==> flow/design.v <==
module ALUcntrl
(
input [3:0] Opcode,
input [3:0] OpcodeExt_ImmHi,
input [15:0] Reg2Data,
input [3:0] Rsrc_ImmLo,
output reg [3:0] ALUctrl,
output reg [15:0] Rsrc_Imm
);
reg [15:0] signExt, zeroExt, shiftExt;
reg [7:0] Imm;
parameter ADDI = 4'b0101;
parameter SUBI = 4'b1001;
parameter CMPI = 4'b1011;
parameter ANDI = 4'b0001;
parameter ORI = 4'b0010;
parameter XORI = 4'b0011;
parameter MOVI = 4'b1101;
parameter LSH= 4'b1000;
parameter LUI = 4'b1111;
parameter ADD = 4'b0101;
parameter SUB = 4'b1001;
parameter CMP = 4'b1011;
parameter AND = 4'b0001;
parameter OR = 4'b0010;
parameter XOR = 4'b0011;
parameter MOV = 4'b1101;
always@(*) begin
	Rsrc_Imm <= 16'b0;
	Imm <= {OpcodeExt_ImmHi[3:0], Rsrc_ImmLo[3:0]};  
	zeroExt <= {8'b00000000, Imm[7:0]};  
	signExt <= {{8{Imm[7]}}, Imm[7:0]};  
	shiftExt <= {{12{Rsrc_ImmLo[3]}}, Imm[3:0]};  
	case(Opcode) 
		ADDI: begin ALUctrl <= 4'b0101; Rsrc_Imm <= signExt; end
		SUBI: begin ALUctrl <= 4'b1001; Rsrc_Imm <= signExt; end
		CMPI: begin ALUctrl <= 4'b1011; Rsrc_Imm <= signExt; end
		ANDI: begin ALUctrl <= 4'b0001; Rsrc_Imm <= zeroExt; end
		ORI: begin ALUctrl <= 4'b0010; Rsrc_Imm <= zeroExt; end
		XORI: begin ALUctrl <= 4'b0011; Rsrc_Imm <= zeroExt; end
		MOVI: begin ALUctrl <= 4'b1101; Rsrc_Imm <= zeroExt; end
		LSH:
			if(OpcodeExt_ImmHi[2])  
			begin
				ALUctrl <= 4'b0100;
			end
		else if (OpcodeExt_ImmHi[0])
			begin
				ALUctrl <= 4'b0111;  
				Rsrc_Imm <= shiftExt;
			end
		else 
			begin
				ALUctrl <= 4'b0000;  
				Rsrc_Imm <= shiftExt;
			end
		LUI:
		begin
			ALUctrl <= 4'b1111; 
			Rsrc_Imm <= {8'b0, Imm[7:0]};
		end
		default: case(OpcodeExt_ImmHi)  
			ADD: begin ALUctrl <= 4'b0101; Rsrc_Imm <= Reg2Data; end
			SUB: begin ALUctrl <= 4'b1001; Rsrc_Imm <= Reg2Data; end
			CMP: begin ALUctrl <= 4'b1011; Rsrc_Imm <= Reg2Data; end
			AND: begin ALUctrl <= 4'b0001; Rsrc_Imm <= Reg2Data; end
			OR: begin ALUctrl <= 4'b0010; Rsrc_Imm <= Reg2Data; end
			XOR: begin ALUctrl <= 4'b0011; Rsrc_Imm <= Reg2Data; end
			MOV: begin ALUctrl <= 4'b1101; Rsrc_Imm <= Reg2Data; end
			default: begin ALUctrl <= 4'b0000; Rsrc_Imm <= Reg2Data; end 
			endcase
		endcase
	end
endmodule
module ALU (
	input clk,
	input Reset,
	input ALUen,
	input [15:0] Rdest,
	input [15:0] Rsrc,
	input [3:0] alucont,
	output reg [15:0] result,
	output reg [15:0] PSR
);
parameter ADD = 4'b0101;
parameter SUB = 4'b1001;
parameter AND = 4'b0001;
parameter OR = 4'b0010;
parameter XOR = 4'b0011;
parameter LSH = 4'b0100;
parameter LSHI = 4'b0000;
parameter RSHI = 4'b0111;
parameter CMP = 4'b1011;
parameter MOV = 4'b1101;
parameter LUI = 4'b1111;
reg [16:0] temp;   
reg [15:0] PSR_next;  
always @(posedge clk) begin
	if (~Reset) PSR <= 16'b0;
	else PSR <= PSR_next & 16'h00E5;
end
always @(*) begin
	result = 16'b0;
	temp = 17'b0;
	PSR_next = PSR;
	if (ALUen) begin
	case (alucont)
		AND: result = Rdest & Rsrc;  
		OR: result = Rdest | Rsrc;   
		XOR: result = Rdest ^ Rsrc;  
		MOV: result = Rsrc; 		 
		ADD: begin
			temp = Rdest + Rsrc;  
			result = temp[15:0];  
			PSR_next[0] = temp[16];  
			PSR_next[5] = (Rdest[15] == Rsrc[15]) && (result[15] != Rdest[15]);  
		end
		SUB: begin
			temp = Rdest + (~Rsrc + 1);  
			result = temp[15:0];  
			PSR_next[0] = temp[16];  
			PSR_next[5] = (Rdest[15] != Rsrc[15]) && (result[15] != Rdest[15]);  
		end
		LSH: begin
			if (Rsrc == 16'b1111111111111111) begin       
				 result = Rdest >> 1;          				 
			end else if (Rsrc == 16'h0001) begin			 
				 result = Rdest << 1;          				 
			end else begin
				 result = Rdest;               				 
			end
      end
		LSHI:begin
			result = Rdest << Rsrc;  
		end
		RSHI:begin
			result = Rdest >> Rsrc;  
		end
		CMP: begin
			temp = Rdest - Rsrc;	 
		   result = 16'b0;
			PSR_next[6] = (temp[15:0] == 16'b0);    
			PSR_next[7] = temp[16];                 
			PSR_next[2] = (temp[15] == 1'b1);       
		end
		LUI:
			result = (Rsrc << 8) | Rdest[7:0];  
		default: result = 16'b0;  
	endcase
	end
end
endmodule
module mux(
input [15:0] data1, data2,
input select,
output [15:0] dataout
);
assign dataout = select ? data1 : data2;
endmodule
module Controller(
input clk,
input Reset,
input [3:0] OpCode,
input [3:0] OpCodeExt_ImmHi,
input [3:0] RSource_ImmLo,     
output reg AluEn,
output reg MemMuxEn,
output reg RegFileEn,
output reg MemWriteEn,
output reg PCEn,
output reg InstrEn,
output reg PCRead,
output reg PCWrite
);
reg [3:0] state;
reg [3:0] NS;
parameter FETCH = 4'b0000;
parameter DECODE = 4'b0001;
parameter MEMEX = 4'b0010;  
parameter ALUEX = 4'b0011;  
parameter REGWB = 4'b0111;
parameter MEMWB = 4'b0100;
parameter JEX = 4'b0101;
parameter JEXWB = 4'b1000;
parameter PCUPDATE = 4'b1111;
parameter MEMTYPE = 4'b0100;
parameter BranchTYPE = 4'b1100;
always @(posedge clk) begin
	if(~Reset)
	begin
	state <= FETCH;
	end
	else state <= NS;
end
always @(*) begin
	NS <= FETCH;
	case(state)
		FETCH:NS<= DECODE;
		DECODE:begin
			case(OpCode)
				MEMTYPE:begin
					if(OpCodeExt_ImmHi == 4'b0000 || OpCodeExt_ImmHi == 4'b0100)begin
					NS <= MEMEX;  
					end
					if(OpCodeExt_ImmHi == 4'b1100 || OpCodeExt_ImmHi == 4'b1000 || OpCodeExt_ImmHi == 4'b1111)begin
					NS <= JEX;  
					end
				end
				BranchTYPE: NS <= JEX;
				default: NS <= ALUEX;
				endcase
		end
		MEMEX:NS <= MEMWB;
		ALUEX:NS <= REGWB;
		REGWB: NS <= JEX;
		MEMWB: NS <= JEX;
		JEX: NS <= JEXWB;
		JEXWB: NS <= PCUPDATE;
		PCUPDATE: NS <= FETCH;
		default:NS <= FETCH;
	endcase
		if(~Reset)
		begin
			NS <= FETCH;
		end
end
always @(*) begin
	AluEn <= 0;
	MemMuxEn <= 0;
	RegFileEn <= 0;
	PCEn <= 0;
	MemWriteEn <= 0;
	InstrEn <= 0;
	PCRead <= 0;
	PCWrite <= 0;
	case(state)
		FETCH:begin
			AluEn <= 0;
			MemMuxEn <= 0;
			RegFileEn <= 0;
			PCEn <= 0;
			MemWriteEn <= 0;
			InstrEn <= 1;
			PCRead <= 1;
			PCWrite <= 0;
		end
		DECODE:begin
		end
		MEMEX: begin
		MemMuxEn <= 1;
		end
		ALUEX:AluEn <= 1;
		MEMWB:begin
			if(OpCode == 4'b0100 && OpCodeExt_ImmHi == 4'b0100) begin
				MemWriteEn <=1;
				RegFileEn <= 0;
			end
			else if(OpCode == 4'b0100 && OpCodeExt_ImmHi == 4'b0000)begin
				MemMuxEn <= 1;
				RegFileEn <= 1;
			end
			else
			RegFileEn <=1;
		end
		REGWB: begin
		if((OpCode == 4'b0000 && OpCodeExt_ImmHi == 4'b1011)||(OpCode == 4'b1011 || (OpCode == 4'b0100 && OpCodeExt_ImmHi == 4'b0100))) RegFileEn <=0;
		else RegFileEn <=1;
		AluEn <= 1;
		end
		JEX: begin
			PCEn <= 1;
		end
		JEXWB: begin
			PCWrite <=1;
			MemWriteEn <= 1;
		end
		PCUPDATE: begin
			PCRead <= 1;
		end
		default: RegFileEn <=0;
		endcase
end
endmodule
module InstrReg(
input clk,
input En,
input [15:0] instruction,
output reg[3:0] opcode,
output reg[3:0] opcodeExt_ImmHi,
output reg[3:0] Rdest,
output reg[3:0] Rsrc_ImmLo
);
always @(posedge clk)
	if(En)begin
		opcode <= instruction[15:12];  
		Rdest <= instruction[11:8];	 
		opcodeExt_ImmHi <= instruction[7:4];	 
		Rsrc_ImmLo <= instruction[3:0];  
	end
endmodule
module PCControl(
input clk, PCen, Reset,
input [15:0] PSR,             
input [15:0] RegData,
input [3:0] dispLo,           
input [3:0] OpcodeExt_dispHi,
input [3:0] CondRlink,        
input [3:0] Opcode,           
output reg [15:0]PC           
);
reg [3:0] RlinkIndex;
reg [15:0] Rlink [7:0];
parameter JUMP = 4'b0100;
parameter BCOND = 4'b1100;
parameter EQ = 4'b0000;  
parameter NE = 4'b0001;  
parameter GE = 4'b1101;  
parameter CS = 4'b0010;  
parameter CC = 4'b0011;  
parameter HI = 4'b0100;  
parameter LS = 4'b0101;  
parameter LO = 4'b1010;  
parameter HS = 4'b1011;  
parameter GT = 4'b0110;  
parameter LE = 4'b0111;  
parameter FS = 4'b1000;  
parameter FC = 4'b1001;  
parameter LT = 4'b1100;  
parameter UC = 4'b1110;  
parameter JAL = 4'b1000;  
parameter JCOND = 4'b1100;  
parameter RET = 4'b1111;  
always @(posedge clk) begin
if(~Reset) begin
	PC <= 16'h0;
	RlinkIndex <= 4'd0;
end
else if(PCen)begin
    case (Opcode)
        JUMP: begin
            case (OpcodeExt_dispHi)
                JAL: begin
						  if (RlinkIndex < 8) begin
								Rlink[RlinkIndex] <= PC + 1'b1;
								RlinkIndex <= RlinkIndex + 1'b1;
							end
                    PC <= RegData;
                end
                JCOND: begin
                    case (CondRlink)
                        EQ: PC <= PSR[6] ? RegData : PC + 1'b1;   
                        NE: PC <= ~PSR[6] ? RegData : PC + 1'b1;  
                        GE: PC <= (PSR[7] | PSR[6]) ? RegData : PC + 1'b1;  
                        CS: PC <= PSR[0] ? RegData : PC + 1'b1;  
                        CC: PC <= ~PSR[0] ? RegData : PC + 1'b1;  
                        HI: PC <= PSR[2] ? RegData : PC + 1'b1;  
                        LS: PC <= ~PSR[2] ? RegData : PC + 1'b1;  
                        LO: PC <= (~PSR[2] & ~PSR[6]) ? RegData : PC + 1'b1;  
                        HS: PC <= (PSR[2] | PSR[6]) ? RegData : PC + 1'b1;  
                        GT: PC <= PSR[7] ? RegData : PC + 1'b1;  
                        LE: PC <= ~PSR[7] ? RegData : PC + 1'b1;  
                        FS: PC <= PSR[5] ? RegData : PC + 1'b1;  
                        FC: PC <= ~PSR[5] ? RegData : PC + 1'b1;  
                        LT: PC <= (~PSR[7] & ~PSR[6]) ? RegData : PC + 1'b1;  
                        UC: PC <= RegData;  
                        default: PC <= PC + 1'b1;  
                    endcase
                end
                RET: begin
					 if(RlinkIndex >0) begin
							RlinkIndex <= RlinkIndex - 1;
                    PC <= Rlink[RlinkIndex - 1];
                end else begin
						 PC <= PC +1;
						 end
					 end
                default: PC <= PC + 1'b1;  
            endcase
        end
        BCOND: begin
            case (CondRlink)
                EQ: PC <= PSR[6] ? PC + {{8{OpcodeExt_dispHi[3]}},OpcodeExt_dispHi[3:0], dispLo[3:0]} : PC + 1'b1;   
                NE: PC <= ~PSR[6] ? PC + {{8{OpcodeExt_dispHi[3]}},OpcodeExt_dispHi[3:0], dispLo[3:0]} : PC + 1'b1;  
                GE: PC <= (PSR[7] | PSR[6]) ? PC + {{8{OpcodeExt_dispHi[3]}},OpcodeExt_dispHi[3:0], dispLo[3:0]} : PC + 1'b1;  
                CS: PC <= PSR[0] ? PC + {{8{OpcodeExt_dispHi[3]}},OpcodeExt_dispHi[3:0], dispLo[3:0]} : PC + 1'b1;  
                CC: PC <= ~PSR[0] ? PC + {{8{OpcodeExt_dispHi[3]}},OpcodeExt_dispHi[3:0], dispLo[3:0]} : PC + 1'b1;  
                HI: PC <= PSR[2] ? PC + {{8{OpcodeExt_dispHi[3]}},OpcodeExt_dispHi[3:0], dispLo[3:0]} : PC + 1'b1;  
                LS: PC <= ~PSR[2] ? PC + {{8{OpcodeExt_dispHi[3]}},OpcodeExt_dispHi[3:0], dispLo[3:0]} : PC + 1'b1;  
                LO: PC <= (~PSR[2] & ~PSR[6]) ? PC + {{8{OpcodeExt_dispHi[3]}},OpcodeExt_dispHi[3:0], dispLo[3:0]} : PC + 1'b1;  
                HS: PC <= (PSR[2] | PSR[6]) ? PC + {{8{OpcodeExt_dispHi[3]}},OpcodeExt_dispHi[3:0], dispLo[3:0]} : PC + 1'b1;  
                GT: PC <= PSR[7] ? PC + {{8{OpcodeExt_dispHi[3]}},OpcodeExt_dispHi[3:0], dispLo[3:0]} : PC + 1'b1;  
                LE: PC <= ~PSR[7] ? PC + {{8{OpcodeExt_dispHi[3]}},OpcodeExt_dispHi[3:0], dispLo[3:0]} : PC + 1'b1;  
                FS: PC <= PSR[5] ? PC + {{8{OpcodeExt_dispHi[3]}},OpcodeExt_dispHi[3:0], dispLo[3:0]} : PC + 1'b1;  
                FC: PC <= ~PSR[5] ? PC + {{8{OpcodeExt_dispHi[3]}},OpcodeExt_dispHi[3:0], dispLo[3:0]} : PC + 1'b1;  
                LT: PC <= (~PSR[7] & ~PSR[6]) ? PC + {{8{OpcodeExt_dispHi[3]}},OpcodeExt_dispHi[3:0], dispLo[3:0]} : PC + 1'b1;  
                UC: PC <= PC + {{8{OpcodeExt_dispHi[3]}},OpcodeExt_dispHi[3:0], dispLo[3:0]};  
                default: PC <= PC + 1'b1;  
            endcase
        end
        default: PC <= PC + 1'b1;  
    endcase
	 end
end
endmodule
module RegFile (
	 input Reset,
    input clk,                     
    input En,                      
    input [3:0] read_addr,         
    input [3:0] readwrite_addr,    
    input [15:0] write_data,       
    output [15:0] read_data1,      
    output [15:0] read_data2       
);
	reg [15:0] registers [15:0];
	integer i;  
always @(posedge clk) begin
        if (!Reset) begin
            for (i = 0; i < 16; i = i + 1) begin
		    registers[i] <= 16'h0000;  
            end
        end 
	else if (En) begin  
            registers[readwrite_addr] <= write_data;  
        end
		  end
 assign read_data2 = registers[read_addr];  
 assign read_data1 = registers[readwrite_addr];  
endmodule
module CPUCore(
input clk,
input Reset,
output wire [15:0] mem_addr,
output wire        mem_we,
output wire [15:0] mem_wdata,
input  wire [15:0] mem_rdata
);
wire[3:0] OpCodeExt_ImmHi;
wire[3:0] OpCode;
wire[3:0] Rdest;
wire[3:0] Rsrc_ImmLo;
wire AluEn;
wire MemMuxEn;
wire RegFileEn;
wire MemWriteEn;
wire PCEn;
wire InstrEn;
wire PCRead;
wire PCWrite;
wire [15:0] PC;
wire[15:0] read_data1;  
wire[15:0] read_data2;
wire [15:0] MemData;
wire [15:0] Rsrc_ImmData;
wire [15:0] ALUResult;
wire [15:0] PSR;
wire [3:0]alucont;
wire [15:0] Mem_a1;
wire [15:0] MemAddr;
wire [15:0] AluMuxOut;
wire [15:0] MemDataFromMux;
assign MemData   = mem_rdata;
assign mem_addr  = MemAddr;
assign mem_we    = MemWriteEn;
assign mem_wdata = MemDataFromMux;
InstrReg InstrReg(
.clk(clk),
.En(InstrEn),
.instruction(MemData),
.opcode(OpCode),
.opcodeExt_ImmHi(OpCodeExt_ImmHi),
.Rdest(Rdest),
.Rsrc_ImmLo(Rsrc_ImmLo)
);
Controller Controller(
	.clk(clk),
	.Reset(Reset),
	.OpCode(OpCode),
	.OpCodeExt_ImmHi(OpCodeExt_ImmHi),
	.RSource_ImmLo(Rsrc_ImmLo),
	.AluEn(AluEn),
	.MemMuxEn(MemMuxEn),
	.RegFileEn(RegFileEn),
	.PCEn(PCEn),
	.PCRead(PCRead),
	.PCWrite(PCWrite),
	.MemWriteEn(MemWriteEn),
	.InstrEn(InstrEn)
);
PCControl PCControl(
	.Reset(Reset),
	.clk(clk),
	.PSR(PSR),
	.PCen(PCEn),
	.RegData(read_data2),
	.dispLo(Rsrc_ImmLo),   
	.OpcodeExt_dispHi(OpCodeExt_ImmHi),
	.CondRlink(Rdest),
	.Opcode(OpCode),  
	.PC(PC)  
);
RegFile RegFile (
	 .Reset(Reset),
    .clk(clk),                 
    .En(RegFileEn),                  
    .read_addr(Rsrc_ImmLo),  
    .readwrite_addr(Rdest),    
    .write_data(AluMuxOut),   
    .read_data1(read_data1),  
    .read_data2(read_data2)   
);
ALUcntrl ALUcntrl
(
	.Opcode(OpCode),
	.OpcodeExt_ImmHi(OpCodeExt_ImmHi),
	.Reg2Data(read_data2),
	.Rsrc_ImmLo(Rsrc_ImmLo),
	.ALUctrl(alucont),
	.Rsrc_Imm(Rsrc_ImmData)
);
ALU ALU (
	.clk(clk),
	.Reset(Reset),
	.ALUen(AluEn),
	.Rdest(read_data1),
	.Rsrc(Rsrc_ImmData),
	.alucont(alucont),
	.result(ALUResult),
	.PSR(PSR)
);
mux muxALu(
.select(MemMuxEn),
.data1(MemData),
.data2(ALUResult),
.dataout(AluMuxOut)
);
mux muxMEM1(
.select(PCWrite),
.data1(16'h8000),
.data2(read_data2),  
.dataout(Mem_a1)
);
mux muxMEM2(
.select(PCRead),
.data1(PC),
.data2(Mem_a1),
.dataout(MemAddr)
);
mux muxMEMdata(
.select(PCWrite),
.data1(PC),
.data2(read_data1),
.dataout(MemDataFromMux)
);
endmodule
Hand-over note for CPUCore

## Step by step through the tools: CPUCore

Tool output for the design above before and after an edit, in the order of the flow.
"before" refers to lines of the RTL above, "after" to lines of the edited file.
"change": "after" minus "before" as printed here. "relative change": 100 x difference / "before".
Operators: Yosys type, input widths -> output width; for muxes data width and select width s.
The mark n/a stands for no value.

| design | value |
|---|---|
| top module | CPUCore |
| clock port | clk |
| library | sky130hd |
| library corner | tt_025C_1v80 |

## The edit

Unified diff, file above to edited file.
The edit is scripted: it alters the design's behaviour and was not made to optimise anything.

```diff
@@ -547,9 +547,4 @@
 .dataout(MemAddr)
 );
-mux muxMEMdata(
-.select(PCWrite),
-.data1(PC),
-.data2(read_data1),
-.dataout(MemDataFromMux)
-);
-endmodule
+assign MemDataFromMux = read_data1;
+endmodule
```

## Elaborated design

Yosys after proc, flatten, opt, wreduce and memory -nomap, before mapping. Print and check cells are not counted.
Memory sizes are those after Yosys's memory passes, which may raise the word count (mostly to a power of two), join words into wider ones and drop unused or constant bits.

Operators by class:

| item | before | after | change | relative change (%) |
|---|---|---|---|---|
| add/subtract/negate cells | 9 | 9 | 0 | 0.00 |
| order comparisons | 2 | 2 | 0 | 0.00 |
| equal/unequal tests | 62 | 62 | 0 | 0.00 |
| shift operators | 2 | 2 | 0 | 0.00 |
| multiplexer cells | 93 | 92 | -1 | -1.08 |
| bitwise logic cells | 12 | 12 | 0 | 0.00 |
| reductions and logical operators | 26 | 26 | 0 | 0.00 |

Operator list:

| cell | before | after | change | relative change (%) |
|---|---|---|---|---|
| $mux 16 | 44 | 43 | -1 | -2.27 |
| $eq 4x4->1 const B | 25 | 25 | 0 | 0.00 |
| $mux 1 | 18 | 18 | 0 | 0.00 |
| $eq 4x3->1 const B | 14 | 14 | 0 | 0.00 |
| $eq 4x2->1 const B | 10 | 10 | 0 | 0.00 |
| $mux 4 | 8 | 8 | 0 | 0.00 |
| $mux 3 | 6 | 6 | 0 | 0.00 |
| $eq 4x1->1 const B | 5 | 5 | 0 | 0.00 |
| $logic_and 1x1->1 | 5 | 5 | 0 | 0.00 |
| $logic_not 4->1 | 5 | 5 | 0 | 0.00 |
| $logic_or 1x1->1 | 5 | 5 | 0 | 0.00 |
| $pmux 1 s2 | 5 | 5 | 0 | 0.00 |
| $ne 1x1->1 | 3 | 3 | 0 | 0.00 |
| $not 1->1 | 3 | 3 | 0 | 0.00 |
| $reduce_or 2->1 | 3 | 3 | 0 | 0.00 |
| $add 16x1->16 const B | 2 | 2 | 0 | 0.00 |
| $and 1x1->1 | 2 | 2 | 0 | 0.00 |
| $ne 2x1->1 const B | 2 | 2 | 0 | 0.00 |
| $or 1x1->1 | 2 | 2 | 0 | 0.00 |
| $pmux 16 s15 | 2 | 2 | 0 | 0.00 |
| $pmux 16 s3 | 2 | 2 | 0 | 0.00 |
| $pmux 4 s2 | 2 | 2 | 0 | 0.00 |
| $pmux 4 s7 | 2 | 2 | 0 | 0.00 |
| $reduce_and 2->1 | 2 | 2 | 0 | 0.00 |
| $reduce_bool 2->1 | 2 | 2 | 0 | 0.00 |
| $add 16x16->16 | 1 | 1 | 0 | 0.00 |
| $add 16x16->17 | 1 | 1 | 0 | 0.00 |
| $add 16x17->17 | 1 | 1 | 0 | 0.00 |

Not every row of either side is listed.

Word-level totals:

| item | before | after | change | relative change (%) |
|---|---|---|---|---|
| register bits | 45 | 45 | 0 | 0.00 |
| memory bits (writable) | 384 | 384 | 0 | 0.00 |
| memory cells | 2 | 2 | 0 | 0.00 |
| bits of input ports | 18 | 18 | 0 | 0.00 |
| output and inout bits | 33 | 33 | 0 | 0.00 |
| word-level cells | 217 | 216 | -1 | -0.46 |

## Longest topological paths

Depth = most cells in a row (Yosys ltp): at word level without a register or memory, in the mapped netlist without a sequential cell, where the memories' decode and read muxes count.

Depth:

| item | before | after | change | relative change (%) |
|---|---|---|---|---|
| depth after elaboration | 11 | 11 | 0 | 0.00 |
| ABC_AREA | 0 | 0 | n/a | n/a |
| mapped depth | 26 | 27 | +1 | +3.85 |
| gate-level depth less buffers | 17 | 17 | 0 | 0.00 |

## Netlist

Yosys stat after the flow's synthesis: flattened, memories mapped to cells. It holds for the ABC_AREA given above (unset counts as 0); a run with the other value may have another netlist.

Synthesis totals:

| item | before | after | change | relative change (%) |
|---|---|---|---|---|
| cells in the netlist | 3,039 | 3,052 | +13 | +0.43 |
| chip area (Yosys) (µm²) | 31,353.8 | 30,843.3 | -510.5 | -1.63 |
| sequential area (µm²) | 12,852.3 | 12,852.3 | 0.0 | 0.00 |
| mapped flip-flops | 442 | 442 | 0 | 0.00 |
| buffers | 257 | 228 | -29 | -11.28 |

Cell types:

| cell | before | after | change | relative change (%) |
|---|---|---|---|---|
| sky130_fd_sc_hd__nor2_1 | 376 | 446 | +70 | +18.62 |
| sky130_fd_sc_hd__nand3_1 | 68 | 104 | +36 | +52.94 |
| sky130_fd_sc_hd__mux2i_1 | 78 | 43 | -35 | -44.87 |
| sky130_fd_sc_hd__nor3_1 | 104 | 86 | -18 | -17.31 |
| sky130_fd_sc_hd__buf_4 | 22 | 5 | -17 | -77.27 |
| sky130_fd_sc_hd__nor3b_1 | 22 | 8 | -14 | -63.64 |
| sky130_fd_sc_hd__o21ai_1 | 0 | 13 | +13 | n/a |
| sky130_fd_sc_hd__mux4_1 | 13 | 1 | -12 | -92.31 |
| sky130_fd_sc_hd__o2111ai_1 | 6 | 18 | +12 | +200.00 |
| sky130_fd_sc_hd__nor3_2 | 0 | 12 | +12 | n/a |
| sky130_fd_sc_hd__or3_1 | 25 | 14 | -11 | -44.00 |
| sky130_fd_sc_hd__nor2_2 | 12 | 1 | -11 | -91.67 |
| sky130_fd_sc_hd__o211ai_1 | 40 | 30 | -10 | -25.00 |
| sky130_fd_sc_hd__a221oi_1 | 23 | 33 | +10 | +43.48 |
| sky130_fd_sc_hd__and2_1 | 13 | 23 | +10 | +76.92 |
| sky130_fd_sc_hd__nor2b_1 | 8 | 17 | +9 | +112.50 |
| sky130_fd_sc_hd__buf_1 | 28 | 20 | -8 | -28.57 |
| sky130_fd_sc_hd__ha_1 | 56 | 62 | +6 | +10.71 |

Not every row of either side is listed.
The figures by module come from a second, unflattened synthesis with its own total; it is not the netlist above.

Second synthesis, totals:

| item | before | after | change | relative change (%) |
|---|---|---|---|---|
| cell total of the unflattened synthesis | 2,826 | 2,808 | -18 | -0.64 |
| area total of the unflattened synthesis (µm²) | 31,458.9 | 31,209.9 | -249.0 | -0.79 |

Each row is one instance without its submodules.

By module, before:

| module | instances | cells | area (µm²) | seq. area (µm²) |
|---|---|---|---|---|
| RegFile | 1 | 861 | 13,665.6 | 7,687.4 |
| PCControl | 1 | 1,044 | 10,555.1 | 4,244.1 |
| ALU | 1 | 729 | 4,870.9 | 100.1 |
| mux | 4 | 18 | 249.0 | 0.0 |
| ALUcntrl | 1 | 62 | 493.0 | 0.0 |
| InstrReg | 1 | 16 | 480.5 | 480.5 |
| Controller | 1 | 40 | 390.4 | 180.2 |
| CPUCore | 1 | 2 | 7.5 | 0.0 |

By module, after:

| module | instances | cells | area (µm²) | seq. area (µm²) |
|---|---|---|---|---|
| RegFile | 1 | 861 | 13,665.6 | 7,687.4 |
| PCControl | 1 | 1,044 | 10,555.1 | 4,244.1 |
| ALU | 1 | 729 | 4,870.9 | 100.1 |
| mux | 3 | 18 | 249.0 | 0.0 |
| ALUcntrl | 1 | 62 | 493.0 | 0.0 |
| InstrReg | 1 | 16 | 480.5 | 480.5 |
| Controller | 1 | 40 | 390.4 | 180.2 |
| CPUCore | 1 | 2 | 7.5 | 0.0 |

## Path before layout

Source: OpenSTA report_checks on the synthesized netlist (no wires, ideal clock, input and output delay 20% of the period each), path of least setup slack; recovery checks are left aside. Register names are those of the netlist, which keeps one name where synthesis merged equal registers.

Path after synthesis:

| item | before | after | change | relative change (%) |
|---|---|---|---|---|
| kind | reg-to-reg | reg-to-reg | n/a | n/a |
| start | reg (name not given) | reg (name not given) | n/a | n/a |
| end | mem RegFile.registers[0][12] | mem RegFile.registers[3][12] | n/a | n/a |
| period (ps) | 8,000 | 8,000 | 0 | 0.00 |
| library setup time (ps) | 267 | 266 | -1 | n/a |
| launch time at the first pin (ps) | 0 | 0 | 0 | n/a |
| arrival time (ps) | 5,555 | 4,925 | -630 | -11.34 |
| data required time (ps) | 7,733 | 7,734 | +1 | +0.01 |
| path slack (ps) | 2,178 | 2,810 | +632 | n/a |
| delay of the path (ps) | 5,822 | 5,191 | -631 | -10.84 |
| driving pins on the path | 25 | 20 | -5 | -20.00 |
| path buffers | 8 | 4 | -4 | -50.00 |
| synthesis period reached (ps) | 5,822 | 5,190 | -632 | -10.86 |

"delay of the path" = arrival - input delay + setup time.
"driving pins on the path" counts driving pins, that of a launching flip-flop among them; a cell with two outputs on the path counts twice.
"synthesis period reached" is the clock period less the worst setup slack; recovery checks do not enter. This is arithmetic on one report: input and output delays are still those of the set period (20% each).

| on the way, after synthesis, before | value |
|---|---|
| cell sequence | sky130_fd_sc_hd__dfxtp_1 sky130_fd_sc_hd__buf_6 sky130_fd_sc_hd__buf_8 sky130_fd_sc_hd__buf_4 sky130_fd_sc_hd__mux4_2 sky130_fd_sc_hd__mux4_2 sky130_fd_sc_hd__a22o_1 sky130_fd_sc_hd__buf_6 sky130_fd_sc_hd__buf_2 sky130_fd_sc_hd__buf_2 sky130_fd_sc_hd__buf_2 sky130_fd_sc_hd__ha_1 sky130_fd_sc_hd__fa_1 sky130_fd_sc_hd__a21oi_1 sky130_fd_sc_hd__o21bai_1 sky130_fd_sc_hd__a21o_1 sky130_fd_sc_hd__a21oi_1 sky130_fd_sc_hd__o21bai_1 sky130_fd_sc_hd__a211o_1 sky130_fd_sc_hd__a21oi_1 sky130_fd_sc_hd__xor2_1 sky130_fd_sc_hd__o21ai_0 sky130_fd_sc_hd__a2111oi_4 sky130_fd_sc_hd__buf_4 sky130_fd_sc_hd__nor3_1 |

Ends and longest elaborated chain, after synthesis, before:

| item | RTL line | source |
|---|---|---|
| to (decl) | 415 | `reg [15:0] registers [15:0];` |

before: No chain of elaborated cells between the ends is given.

| on the way, after synthesis, after | value |
|---|---|
| cell sequence | sky130_fd_sc_hd__dfxtp_1 sky130_fd_sc_hd__buf_2 sky130_fd_sc_hd__buf_4 sky130_fd_sc_hd__buf_2 sky130_fd_sc_hd__mux4_2 sky130_fd_sc_hd__mux4_2 sky130_fd_sc_hd__ha_1 sky130_fd_sc_hd__fa_1 sky130_fd_sc_hd__a21o_1 sky130_fd_sc_hd__a21oi_1 sky130_fd_sc_hd__o21bai_1 sky130_fd_sc_hd__a31o_2 sky130_fd_sc_hd__a2111oi_0 sky130_fd_sc_hd__nor2_1 sky130_fd_sc_hd__xnor2_1 sky130_fd_sc_hd__nand2_1 sky130_fd_sc_hd__o2111ai_1 sky130_fd_sc_hd__o21ai_2 sky130_fd_sc_hd__buf_2 sky130_fd_sc_hd__nor2_1 |

Ends and longest elaborated chain, after synthesis, after:

| item | RTL line | source |
|---|---|---|
| to (decl) | 415 | `reg [15:0] registers [15:0];` |

after: No chain of elaborated cells between the ends is given.
Nets of the timed path that keep an RTL name, with a line that drives or declares them; the list need not be complete.

Nets with RTL names, path after synthesis, after:

| net | RTL line | source |
|---|---|---|
| mem_wdata[0] | 435 | `output wire [15:0] mem_wdata,` |

## Timing after layout

Path of least setup slack in the final report of each run of set A (OpenROAD, finished layout, wires in). Where an end is a register, its clock arrival counts in the times.
The report prints the path's times to 10 ps; the period is as set.

Path after layout:

| item | before | after | change | relative change (%) |
|---|---|---|---|---|
| kind | reg-to-reg | reg-to-reg | n/a | n/a |
| start | reg (name not given) | reg (name not given) | n/a | n/a |
| end | mem RegFile.registers[5][14] | mem RegFile.registers[7][7] | n/a | n/a |
| period (ps) | 6,740 | 6,740 | 0 | 0.00 |
| library setup time (ps) | 270 | 280 | +10 | n/a |
| launch time at the first pin (ps) | 620 | 630 | +10 | +1.61 |
| arrival time (ps) | 6,220 | 6,420 | +200 | +3.22 |
| data required time (ps) | 7,090 | 7,090 | 0 | 0.00 |
| path slack (ps) | 880 | 670 | -210 | n/a |
| driving pins on the path | 17 | 20 | +3 | +17.65 |
| path buffers | 0 | 2 | +2 | n/a |

| on the way, after layout, before | value |
|---|---|
| cell sequence | sky130_fd_sc_hd__dfxtp_4 sky130_fd_sc_hd__mux4_1 sky130_fd_sc_hd__mux4_2 sky130_fd_sc_hd__a22o_2 sky130_fd_sc_hd__ha_1 sky130_fd_sc_hd__fa_1 sky130_fd_sc_hd__a21oi_1 sky130_fd_sc_hd__o21bai_1 sky130_fd_sc_hd__a21o_1 sky130_fd_sc_hd__a21oi_1 sky130_fd_sc_hd__o21bai_1 sky130_fd_sc_hd__a2111oi_0 sky130_fd_sc_hd__o21bai_1 sky130_fd_sc_hd__a21oi_1 sky130_fd_sc_hd__xnor2_1 sky130_fd_sc_hd__o221a_2 sky130_fd_sc_hd__nor3b_1 |

Ends and longest elaborated chain, after layout, before:

| item | RTL line | source |
|---|---|---|
| to (decl) | 415 | `reg [15:0] registers [15:0];` |

before: No chain of elaborated cells between the ends is given.

| on the way, after layout, after | value |
|---|---|
| cell sequence | sky130_fd_sc_hd__dfxtp_4 sky130_fd_sc_hd__buf_12 sky130_fd_sc_hd__mux2_2 sky130_fd_sc_hd__a2bb2oi_1 sky130_fd_sc_hd__nand3_1 sky130_fd_sc_hd__and3_4 sky130_fd_sc_hd__inv_1 sky130_fd_sc_hd__ha_1 sky130_fd_sc_hd__inv_1 sky130_fd_sc_hd__o21ai_0 sky130_fd_sc_hd__a21oi_1 sky130_fd_sc_hd__o31ai_1 sky130_fd_sc_hd__a21oi_1 sky130_fd_sc_hd__a21oi_1 sky130_fd_sc_hd__a21oi_1 sky130_fd_sc_hd__a2111oi_0 sky130_fd_sc_hd__o21ai_1 sky130_fd_sc_hd__a21oi_2 sky130_fd_sc_hd__buf_4 sky130_fd_sc_hd__nor2_1 |

Ends and longest elaborated chain, after layout, after:

| item | RTL line | source |
|---|---|---|
| to (decl) | 415 | `reg [15:0] registers [15:0];` |

after: No chain of elaborated cells between the ends is given.

## Layout results

Both versions went through the flow (Yosys, OpenROAD) with the same settings in each pair. Constraints: input delay and output delay 20% of the set period each, output load 0.01 pF.

| settings, set A | value |
|---|---|
| CORE_UTILIZATION | 40 |
| PLACE_DENSITY | 0.6 |
| period_ns | 6.74 |
| CAP_MARGIN | 20 |
| CORE_MARGIN | 2 |
| SLEW_MARGIN | 20 |

Measured results, set A:

| item | before | after | change | relative change (%) |
|---|---|---|---|---|
| cell area after synthesis (µm²) | 31,353.8 | 30,843.3 | -510.5 | -1.63 |
| die size (µm²) | 80,639.0 | 79,346.4 | -1,292.6 | -1.60 |
| standard-cell area after routing (µm²) | 34,787.1 | 34,176.5 | -610.6 | -1.76 |
| utilization | 0.449 | 0.449 | 0.000 | n/a |
| smallest setup slack (ps) | 877 | 667 | -210 | n/a |
| setup total negative slack (ps) | 0 | 0 | 0 | n/a |
| final worst hold slack (ps) | 472 | 447 | -25 | n/a |
| power consumption (mW) | 8.229 | 8.063 | -0.166 | -2.02 |
| clock period achieved (ps) | 5,863 | 6,073 | +210 | +3.58 |

| settings, set B | value |
|---|---|
| CAP_MARGIN | 10 |
| CELL_PAD_IN_SITES_DETAIL_PLACEMENT | 2 |
| CORE_MARGIN | 7 |
| CORE_UTILIZATION | 21 |
| GPL_TIMING_DRIVEN | 1 |
| PLACE_DENSITY | 0.43 |
| SETUP_SLACK_MARGIN | -0.34 |
| period_ns | 5.51 |
| SLEW_MARGIN | 20 |

Measured results, set B:

| item | before | after | change | relative change (%) |
|---|---|---|---|---|
| cell area after synthesis (µm²) | 31,353.8 | 30,843.3 | -510.5 | -1.63 |
| die size (µm²) | 160,320.0 | 157,800.0 | -2,520.0 | -1.57 |
| standard-cell area after routing (µm²) | 37,046.8 | 36,264.8 | -782.0 | -2.11 |
| utilization | 0.25 | 0.249 | -0.001 | n/a |
| smallest setup slack (ps) | -49 | 205 | +254 | n/a |
| setup total negative slack (ps) | -849 | 0 | +849 | n/a |
| final worst hold slack (ps) | 468 | 465 | -3 | n/a |
| power consumption (mW) | 10.706 | 10.409 | -0.297 | -2.77 |
| clock period achieved (ps) | 5,559 | 5,305 | -254 | -4.57 |

"clock period achieved" is the run's clock period less its worst setup slack. It is reckoned from that one timing run; input and output delays stay at 20% of the period that was set.
"power consumption": no workload was simulated; the value follows from the tool's default switching activity.

End of note.
